==> flow/design.v <==
module converter_ascii_number (
	input [7:0] ascii_in,
	output[7:0] number_out);
	assign number_out = ascii_in;
endmodule
module operator_converter (
	input [7:0] in,
	output [7:0] out
);
localparam ADD = 0,
			SUB = 1,
			MULT = 2,
			DIV = 3;
assign out = (in == 8'd20) ? ADD : (in == 8'd21) ? SUB : (in == 8'd22) ? MULT : DIV;
endmodule
module convert_to_number
(
	input [7:0] num0,
	input [7:0] num1,
	input [7:0] num2,
	input [1:0] mode,
	output reg [7:0] out
);
always @(*) begin
	if (mode == 2'd0) begin
		out = num0;
	end
	else if (mode == 2'd1) begin
		out = num0*10 + num1;
	end
	else begin
		out = num0*100 + num1*10 + num2;
	end
end
endmodule
module divider (
	input clk,
	output rfd,
	input [7:0] dividend,
	input [7:0] divisor,
	output [7:0] quotient,
	output [7:0] fractional
);
	assign rfd = 1'b1;
	assign quotient = (divisor == 8'd0) ? 8'hFF : dividend / divisor;
	assign fractional = (divisor == 8'd0) ? dividend : dividend % divisor;
endmodule
module stack #(parameter size = 100)(
	input rst,
	input clk,
	input [7:0] data_in,
	input push_en,
	input pop_en,
	output [7:0] data_out,
	output is_empty	
);
	reg [7: 0] mem[size-1:0];
	reg[7:0] sp;
	always @(posedge clk) begin : proc_push
		if (rst)
			sp <= 0;
		else begin
			if (push_en) begin
				mem[sp] <= data_in;
				sp <= sp + 1;
			end
			if (pop_en) begin
					sp <= sp - 1'd1;
			end
		end
	end
	assign is_empty = (sp == 0);
	assign data_out = is_empty ? 8'd0 : mem[sp-1];
endmodule
module datapath (
	input clk,
	input rst,
	input num0_en,
	input num1_en,
	input num2_en,
	input index_cnt,
	input sel,
	input [1:0] mode,
	input operand_push,
	input operand_pop,
	input operator_push,
	input operator_pop,
	input num_clr,
	input result_en,
	input op1_en,
	input op2_en,
	input operator_en,
	output is_operand,
	output is_operator,
	output is_lt,
	output is_empty,
	output is_hash,
	output [7:0] data_out,
	output [7:0] rm,
	output rfd,
	output is_div,
	output op_is_empty,
	input [7:0] rom_data_in,
	output [6:0] rom_addr
);
localparam ADD = 0,
			SUB = 1,
			MULT = 2,
			DIV = 3;
wire [7:0] rom_data;
wire [7:0] converted_operator;
wire [7:0] converted_asci;
wire [7:0] convereted_decimal;
wire [7:0] top_operator;
wire [7:0] top_operand;
wire [7:0] operand_data_in;
wire [7:0] operator_data_in;
wire [7:0] divider_out, fractional;
wire operand_empty;
reg [7:0] num0, num1, num2;
reg [6:0] rom_index;
reg [7:0] result;
reg [7:0] op1, op2;
reg [7:0] operator;
assign rm = op2;
assign op_is_empty = is_empty;
assign rom_data = rom_data_in;
assign rom_addr = rom_index;
converter_ascii_number ascii_converter(rom_data, converted_asci);
convert_to_number decimal_converter(num0, num1, num2, mode, convereted_decimal);
operator_converter operator_converter(rom_data, converted_operator);
stack operands(.rst(rst), .clk(clk), .data_in(operand_data_in), .push_en(operand_push), .pop_en(operand_pop), .data_out(top_operand), .is_empty(operand_empty));
stack operators(.rst(rst), .clk(clk), .data_in(converted_operator), .push_en(operator_push), .pop_en(operator_pop), .data_out(top_operator), .is_empty(is_empty));
divider divider (
	.clk(clk),  
	.rfd(rfd),  
	.dividend(op1),  
	.divisor(op2),  
	.quotient(divider_out),  
	.fractional(fractional)
);  
assign is_div = top_operator == DIV;
assign data_out = top_operand;
assign operand_data_in = sel ? result : convereted_decimal;
assign is_operand = (rom_data >= 0 && rom_data < 10) ? 1 : 0;
assign is_operator = (rom_data >= 20 && rom_data <= 30) ? 1 : 0;
assign is_hash = rom_data == 8'd10;
assign is_lt = is_empty? 0: (converted_operator==ADD && (top_operator==SUB || top_operator==MULT || top_operator==DIV))
 		|| (converted_operator==SUB && (top_operator==MULT || top_operator==DIV)) 
		|| (converted_operator==DIV && (top_operator==MULT || top_operator==DIV));
always @(posedge clk) begin
	if (rst || num_clr) begin
		num0 <= 0;
		num1 <= 0;
		num2 <= 0;
	end
	else if (num0_en)
		num0 <= rom_data;
	else if (num1_en)
		num1 <= rom_data;
	else if (num2_en)
		num2 <= rom_data;
end
always @(posedge clk) begin
	if (rst) begin
		op1 <= 0;
		op2 <= 0;
	end
	else if (op1_en)
		op1 <= top_operand;
	else if (op2_en)
		op2 <= top_operand; 
end
always @(posedge clk) begin
	if (rst)
		operator <= 0;
	else if (operator_en)
		operator <= top_operator;
end
always @(posedge clk) begin
	if (rst)
		rom_index <= 0;
	else if (index_cnt)
		rom_index <= rom_index + 1;
end
always @(*) begin
	result = 0;
	begin
		if (operator == ADD) result = op1 + op2;
		else if (operator == SUB) result = op1 - op2;
		else if (operator == MULT) result = op1 * op2;
		else if (operator == DIV) result = divider_out;
	end
end
endmodule
module controller(
	input clk,
	input rst,
	input start,
	input is_operand,
	input is_operator,
	input is_lt,
	input is_empty,
	input is_hash,
	input is_div,
	input op_is_empty,
	output reg num0_en,
	output reg num1_en,
	output reg num2_en,
	output reg index_cnt,
	output reg sel,
	output reg operand_push,
	output reg operator_push,
	output reg operand_pop,
	output reg operator_pop,
	output reg num_clr,
	output reg result_en,
	output reg op1_en,
	output reg op2_en,
	output reg operator_en,
	output [1:0] mode,
	output reg done,
	output reg [4:0] ps
);
reg [4:0] ns, div_count;
reg [1:0] count;
assign mode = count-1;
always @(*) begin
	ns = 5'd0;
	case (ps)
		5'd0: if(start) ns = 1;
			else ns = 0;
		5'd1: if(is_operand) ns = 2;
			  else if(is_hash) ns = 9;
		5'd3: if(is_operator && is_lt==0) ns = 8;
				else if(is_operator && is_lt) ns = 17;
				else if (is_operand) ns=2;
			  else if(is_hash) ns = 9;
		5'd8: ns = 1;
		5'd10: if(op_is_empty) ns = 16;
				else ns = 11;
		5'd14: if(is_div &&  div_count<15 ) ns = 5'd14;
				else ns = 5'd15;
		5'd15: if(op_is_empty) ns = 16;
				else ns = 10;
		5'd16: ns = 16;
		5'd22: if(div_count<15 && is_div) ns = 5'd22;
				else ns = 5'd23;
		5'd24: ns = 1;
		default: ns = ps + 1;
	endcase
end
always @(posedge clk) begin
	if (rst) begin
		ps <= 5'd0;
		div_count <= 0;
	end
	else begin
		ps <= ns;
		if (ps==10)
			div_count <= 0;
		if (is_div && ps>10)
			div_count <= div_count + 1;
		if (ps==2)
			count <= count + 1;
		if (ps==1) begin
			count <= 0;
		end
	end
end
always @(*) begin
	num0_en = 0;
	num1_en = 0;
	num2_en = 0;
	index_cnt = 0;
	sel = 0;
	operand_push = 0;
	operator_push = 0;
	operand_pop = 0;
	operator_pop = 0;
	num_clr = 0;
	result_en = 0;
	op1_en = 0;
	op2_en = 0;
	operator_en = 0;
	done = 0;
	case (ps)
		5'd1:begin
			num_clr = 1;
		end
		5'd2: begin
			if (count==0)
				num0_en = 1;
			else if(count==1)
				num1_en = 1;
			else if (count==2)
				num2_en = 1;
			index_cnt = 1;
		end
		5'd8: begin
			operand_push = 1;
			operator_push = 1;
			index_cnt = 1;
		end
		5'd9: begin
			operand_push = 1;
		end
		5'd10: begin
			op2_en = 1;
			operator_en = 1;
		end
		5'd11: begin
			operand_pop = 1;
		end
		5'd12: begin
			op1_en = 1;
		end
		5'd13: begin
			operand_pop = 1;
		end
		5'd15: begin
			result_en = 1;
			operator_pop = 1;
			sel = 1;
			operand_push = 1;
		end
		5'd16: begin
			done = 1;
		end
		5'd17: begin
			operand_push = 1;
		end
		5'd18: begin
			op2_en = 1;
			operator_en = 1;
		end
		5'd19: begin
			operand_pop = 1;
		end
		5'd20: begin
			op1_en = 1;
		end
		5'd21: begin
			operand_pop = 1;
		end
		5'd23: begin
			operator_pop = 1;
			result_en = 1;
		end
		5'd24: begin
			sel = 1;
			operand_push = 1;
			operator_push = 1;
			index_cnt = 1;
		end
		default:
			sel = 0;
	endcase
end
endmodule
module calculator
(	
	input clk, 
	input rst,
	input start,
	input [7:0] rom_data,
	output [6:0] rom_addr,
	output done,
	output [7:0] result
);
wire is_operand, is_operator, is_lt, is_empty, is_hash,
	num0_en, num1_en, num2_en, index_cnt, sel, operand_push, operator_push,
	operand_pop, operator_pop, num_clr, result_en, op1_en, op2_en, operator_en, rfd, is_div, op_is_empty;
wire [1:0] mode;
wire [7:0] data_out, inx;
wire [4:0] ps;
controller ctrl(clk, rst, start, is_operand, is_operator, is_lt, is_empty, is_hash, is_div, op_is_empty,
				num0_en, num1_en, num2_en, index_cnt, sel, operand_push, operator_push,
				operand_pop, operator_pop, num_clr, result_en, op1_en, op2_en,
				operator_en, mode, done, ps);
datapath dp(clk, rst, num0_en, num1_en, num2_en, index_cnt, sel, mode, operand_push,
			operand_pop, operator_push, operator_pop, num_clr, result_en, op1_en,
			op2_en, operator_en, is_operand, is_operator, is_lt, is_empty, is_hash, data_out, inx, rfd, is_div, op_is_empty,
			rom_data, rom_addr);
assign result = data_out;
endmodule
Tool chain data of calculator
Tool output for the design above, in the order of the flow.
Lines are those of the file above, counted from 1.
Library cell names are shortened.
Not given: -

inputs
  top module = calculator
  clock = clk
  standard-cell library = sky130hd
  corner = tt_025C_1v80

Elaborated design
Counts by Yosys on the flattened word-level netlist (proc, flatten, opt, wreduce; memories kept). Register bits leave out memories and registers merged into their read ports (data or address). Print and check cells are left out.
Memory sizes are those after Yosys's memory passes, which may raise the word count (mostly to a power of two), join words into wider ones and drop unused or constant bits.

bit counts
  bits of input ports = 11
  memories kept = 2
  output and inout bits = 16
  flip-flop bits (word level) = 83
  memory bits (writable) = 1,600
  cells after elaboration = 184

memory list
  memory            words  width  rd ports  wr ports  line  RTL
  dp.operands.mem   100    8      1         1         57    reg [7: 0] mem[size-1:0];
  dp.operators.mem  100    8      1         1         57

operators by class
  $add $sub $neg = 16
  muxes and demuxes = 64
  bitwise gates (word level) = 5
  magnitude comparators = 6
  equal/unequal tests = 35
  $mul = 4
  reduce/logical cells = 39
  div/mod/pow operators = 1

operator list
  kind                                                  count
  2-to-1 mux 8 bit                                      18
  divider 8 x 8 -> 8 bit                                1
  multiplier 8 x 8 -> 8 bit                             1
  multiplier 8 x 3 -> 7 bit (second input constant)     2
  == test 5 bit (second input constant)                 9
  case mux 5 bit (select 9 bit)                         1
  == test 5 x 4 -> 1 bit (second input constant)        8
  multiplier 8 x 5 -> 6 bit (second input constant)     1
  zero test 8 bit                                       5
  2-to-1 mux 5 bit                                      7
  == test 8 x 2 -> 1 bit (second input constant)        4
  adder 8 bit                                           4
  2-to-1 mux 1 bit                                      30
  2-to-1 mux 7 bit                                      4
  == test 8 x 5 -> 1 bit (second input constant)        3
  adder 8 x 1 -> 8 bit (second input constant)          2
  subtractor 8 x 1 -> 8 bit (second input constant)     2
  == test 8 x 1 -> 1 bit (second input constant)        2
  subtractor 7 x 1 -> 7 bit (second input constant)     2
  OR reduction 2 bit                                    5
  adder 5 x 1 -> 5 bit (second input constant)          2
  == test 5 x 2 -> 1 bit (second input constant)        2
  logical AND 1 bit                                     9
  nonzero test 2 bit                                    4
  >= comparator 8 x 1 -> 1 bit (second input constant)  1
  < comparator 8 x 4 -> 1 bit (second input constant)   1
  == test 8 x 4 -> 1 bit (second input constant)        1
  >= comparator 8 x 5 -> 1 bit (second input constant)  1

Not listed: further kinds 21, cells in them 38.

Depth
Longest topological path by Yosys (ltp), each cell counted once; first at word level (registers and memories cut), then after technology mapping (sequential cells cut; the memories' decode and read muxes count).

logic depth
  word-level depth = 13
  ABC_AREA = 1
  mapped depth = 69
  depth with buffers taken out = 69

Synthesis result
The flow's flattened synthesis, as Yosys stat reports it; memories are mapped. The netlist is that of the ABC_AREA named above (0 if unset); the other value can give another one.
Totals and module areas in this step are rounded.

synthesis totals
  sequential area = 31,590 um^2
  cell count = 4,571
  buffers = 259
  flip-flops = 1,077
  chip area (Yosys) = 49,490 um^2

cell types
  cell type  count  total area (um^2)
  edfxtp_1   1,002  3.01E+04
  nand2_1    1,019  3.82E+03
  nand3_1    501    2.51E+03
  a21oi_1    364    1.82E+03
  ha_1       125    1,564
  dfxtp_1    75     1,501.44
  nor2_1     364    1,366.31
  o21ai_0    188    940.902
  inv_1      219    822.038
  a22oi_1    108    810.778
  buf_2      133    665.638
  fa_1       25     500.48
  xor2_1     40     350.336
  clkbuf_1   85     319.056
  xnor2_1    32     280.269
  o211ai_1   29     217.709
  nand3_2    16     160.154
  nor3_1     30     150.144

Other cell types: 46; their cells: 216.

Timing after synthesis
OpenSTA on the mapped netlist: ideal clock, no wires. The path of least setup slack (recovery checks aside). Input and output delay are each 20% of the period. Register names are those of the netlist, which keeps one name where synthesis merged equal registers.

timing path post-synthesis
  path type = register to register
  from = register dp.op2[0]
  to = memory dp.operands.mem[0][0]
  required time = 11.259 ns
  setup time = 0.741 ns
  delay of the path = 12.198 ns
  period = 12.0 ns
  path slack = -0.198 ns
  path buffers = 0
  launch time at the first pin = 0.000 ns
  data arrival time = 11.457 ns
  stages = 70
  synthesis period reached = 12.198 ns

"delay of the path" is the arrival time less input delay plus setup time.
"stages" counts driving pins, that of a launching flip-flop among them; a cell with two outputs on the path counts twice.
"synthesis period reached" is the clock period less the worst setup slack; recovery checks do not enter. This is arithmetic on one report: input and output delays are still those of the set period (20% each).
Between the ends stands the longest chain of elaborated cells between them, by number of cells; it is not shown to be the way that was timed. Of several equally long chains one is given.
A line is the first line of the expression or statement that the cell stems from. Yosys adds cells for indexed reads and writes and turns some case tables into memories.

on the way, post-synthesis
  path through = dfxtp_1 > inv_1 > ha_1 > nor2_1 > nor2_1 > nand2_1 > nand2_1 > nand2_1 > ha_1 > o21ai_0 > nand2_1 > nand2_1 > nand2_1 > o21ai_2 > ha_1 > inv_1 > o21bai_1 > nand2_1 > (+34 left out) > o21a_1 > inv_1 > ha_1 > a21oi_1 > o21ai_0 > or2_2 > a21oi_1 > o21ai_0 > or2_2 > nand3_1 > nand2_1 > ha_1 > nand2_1 > inv_1 > nand3_1 > o311ai_0 > nand2_1 > a21oi_1
  length of the longest elaborated chain = 9
  elaborated cells between the ends (all ways) = 13
  classes of those cells = add/sub: 2; mul: 1; div: 1; mux: 8; reduce/logical: 1

RTL lines, path post-synthesis
  item                    line  RTL
  from (decl)             123   reg [7:0] op1, op2;
  from (assign)           167   op2 <= 0;
  from (assign)           172   op2 <= top_operand;
  divider 8 x 8 -> 8 bit  45    assign quotient = (divisor == 8'd0) ? 8'hFF : dividend / divisor;
  2-to-1 mux 8 bit        45
  2-to-1 mux 8 bit        192   else if (operator == DIV) result = divider_out;
  2-to-1 mux 8 bit        191   else if (operator == MULT) result = op1 * op2;
  2-to-1 mux 8 bit        190   else if (operator == SUB) result = op1 - op2;
  2-to-1 mux 8 bit        189   if (operator == ADD) result = op1 + op2;
  2-to-1 mux 8 bit        144   assign operand_data_in = sel ? result : convereted_decimal;
  2-to-1 mux 8 bit        63    if (push_en) begin
  2-to-1 mux 8 bit        60    if (rst)
  to (decl)               57    reg [7: 0] mem[size-1:0];

Worst path after layout
From the final timing report of flow run 1: the path of least setup slack in the routed layout; clock arrival at registers is part of the times.

timing path post-layout
  path type = register to register
  from = register dp.op2[0]
  to = memory dp.operands.mem[79][0]
  period = 11.7 ns
  launch time at the first pin = 0.70 ns
  data arrival time = 11.51 ns
  stages = 74
  required time = 12.26 ns
  setup time = 0.15 ns
  path slack = 0.75 ns
  path buffers = 4

Between the ends stands the longest chain of elaborated cells between them, by number of cells; it is not shown to be the way that was timed. Of several equally long chains one is given.

on the way, post-layout
  path through = dfxtp_4 > clkinvlp_4 > ha_1 > nor2_1 > nor2_1 > nand2_1 > nand2_1 > nand2_1 > ha_1 > o21ai_0 > nand2_1 > nand2_1 > nand2_1 > o21ai_2 > ha_1 > inv_1 > o21bai_1 > nand2_1 > (+38 left out) > o21ai_0 > or2_2 > a21oi_1 > o21ai_0 > or2_2 > nand3_1 > nand2_1 > ha_1 > nand2_1 > inv_1 > nand3_1 > o311ai_2 > nand2_1 > a21oi_4 > buf_8 > buf_16 > buf_16 > buf_16
  length of the longest elaborated chain = 9
  elaborated cells between the ends (all ways) = 13
  classes of those cells = add/sub: 2; mul: 1; div: 1; mux: 8; reduce/logical: 1

RTL lines, path post-layout
  item                    line  RTL
  from (decl)             123   reg [7:0] op1, op2;
  from (assign)           167   op2 <= 0;
  from (assign)           172   op2 <= top_operand;
  divider 8 x 8 -> 8 bit  45    assign quotient = (divisor == 8'd0) ? 8'hFF : dividend / divisor;
  2-to-1 mux 8 bit        45
  2-to-1 mux 8 bit        192   else if (operator == DIV) result = divider_out;
  2-to-1 mux 8 bit        191   else if (operator == MULT) result = op1 * op2;
  2-to-1 mux 8 bit        190   else if (operator == SUB) result = op1 - op2;
  2-to-1 mux 8 bit        189   if (operator == ADD) result = op1 + op2;
  2-to-1 mux 8 bit        144   assign operand_data_in = sel ? result : convereted_decimal;
  2-to-1 mux 8 bit        63    if (push_en) begin
  2-to-1 mux 8 bit        60    if (rst)
  to (decl)               57    reg [7: 0] mem[size-1:0];

Nets of the timed path that keep an RTL name, with a line that drives or declares them; the list need not be complete.

named nets, post-layout
  signal                 line
  dp.operand_data_in[0]  144

4 stored runs of calculator in the flow (synthesis by Yosys, layout by OpenROAD, sky130hd cells), in arbitrary order. Constraints: input delay and output delay 20% of the set period each, output load 0.01 pF.
"achieved clock period" is the run's clock period less its worst setup slack. It is reckoned from that one timing run; input and output delays stay at 20% of the period that was set.
"allowed time less slack (worst setup path)" is the time allowed to the run's worst setup path (the clock period less input and output delay, where it has them) less its slack. Clock arrival times count: a late capture clock shortens it, a late launch clock lengthens it.
The results are shown rounded.
A setting shown as n/a is not set for that run.

setting or result                                         flow run 1            flow run 2            flow run 3            flow run 4
ABC_AREA                                                  1                     n/a                   0                     n/a
CAP_MARGIN                                                10                    20                    20                    20
CELL_PAD_IN_SITES_DETAIL_PLACEMENT                        0                     n/a                   0                     n/a
CORE_UTILIZATION                                          40                    40                    44                    47
CTS_CLUSTER_SIZE                                          18                    n/a                   n/a                   n/a
GPL_ROUTABILITY_DRIVEN                                    0                     n/a                   0                     n/a
GPL_TIMING_DRIVEN                                         0                     0                     0                     n/a
SETUP_SLACK_MARGIN                                        -0.37                 n/a                   n/a                   n/a
SLEW_MARGIN                                               35                    20                    35                    20
period_ns                                                 11.7                  12.0                  12.0                  11.7
CORE_MARGIN                                               2                     2                     2                     2
CTS_CLUSTER_DIAMETER                                      n/a                   204                   395                   n/a
CORE_ASPECT_RATIO                                         n/a                   n/a                   0.92                  n/a
MIN_ROUTING_LAYER                                         n/a                   n/a                   met1                  n/a
PLACE_DENSITY_LB_ADDON                                    n/a                   n/a                   0.09                  n/a
TNS_END_PERCENT                                           n/a                   n/a                   60                    n/a
post-synthesis cell area (um^2)                           49,490                47,460                47,460                47,460
allowed time less slack (worst setup path) (ns)           10.95                 11.51                 11.59                 11.31
worst setup path kind                                     register to register  register to register  register to register  register to register
utilization after layout (%)                              45.6                  46.3                  51.5                  53.7
worst hold slack after layout (ns)                        0.470                 0.502                 0.508                 0.500
final setup TNS (ns)                                      0.000                 0.000                 0.000                 0.000
achieved clock period (ns)                                10.953                11.505                11.591                11.312
die size (um^2)                                           126,600               121,400               110,500               103,500
worst setup slack after layout (ns)                       0.747                 0.495                 0.409                 0.388
area of the standard cells in the finished layout (um^2)  56,190                54,610                55,080                53,790
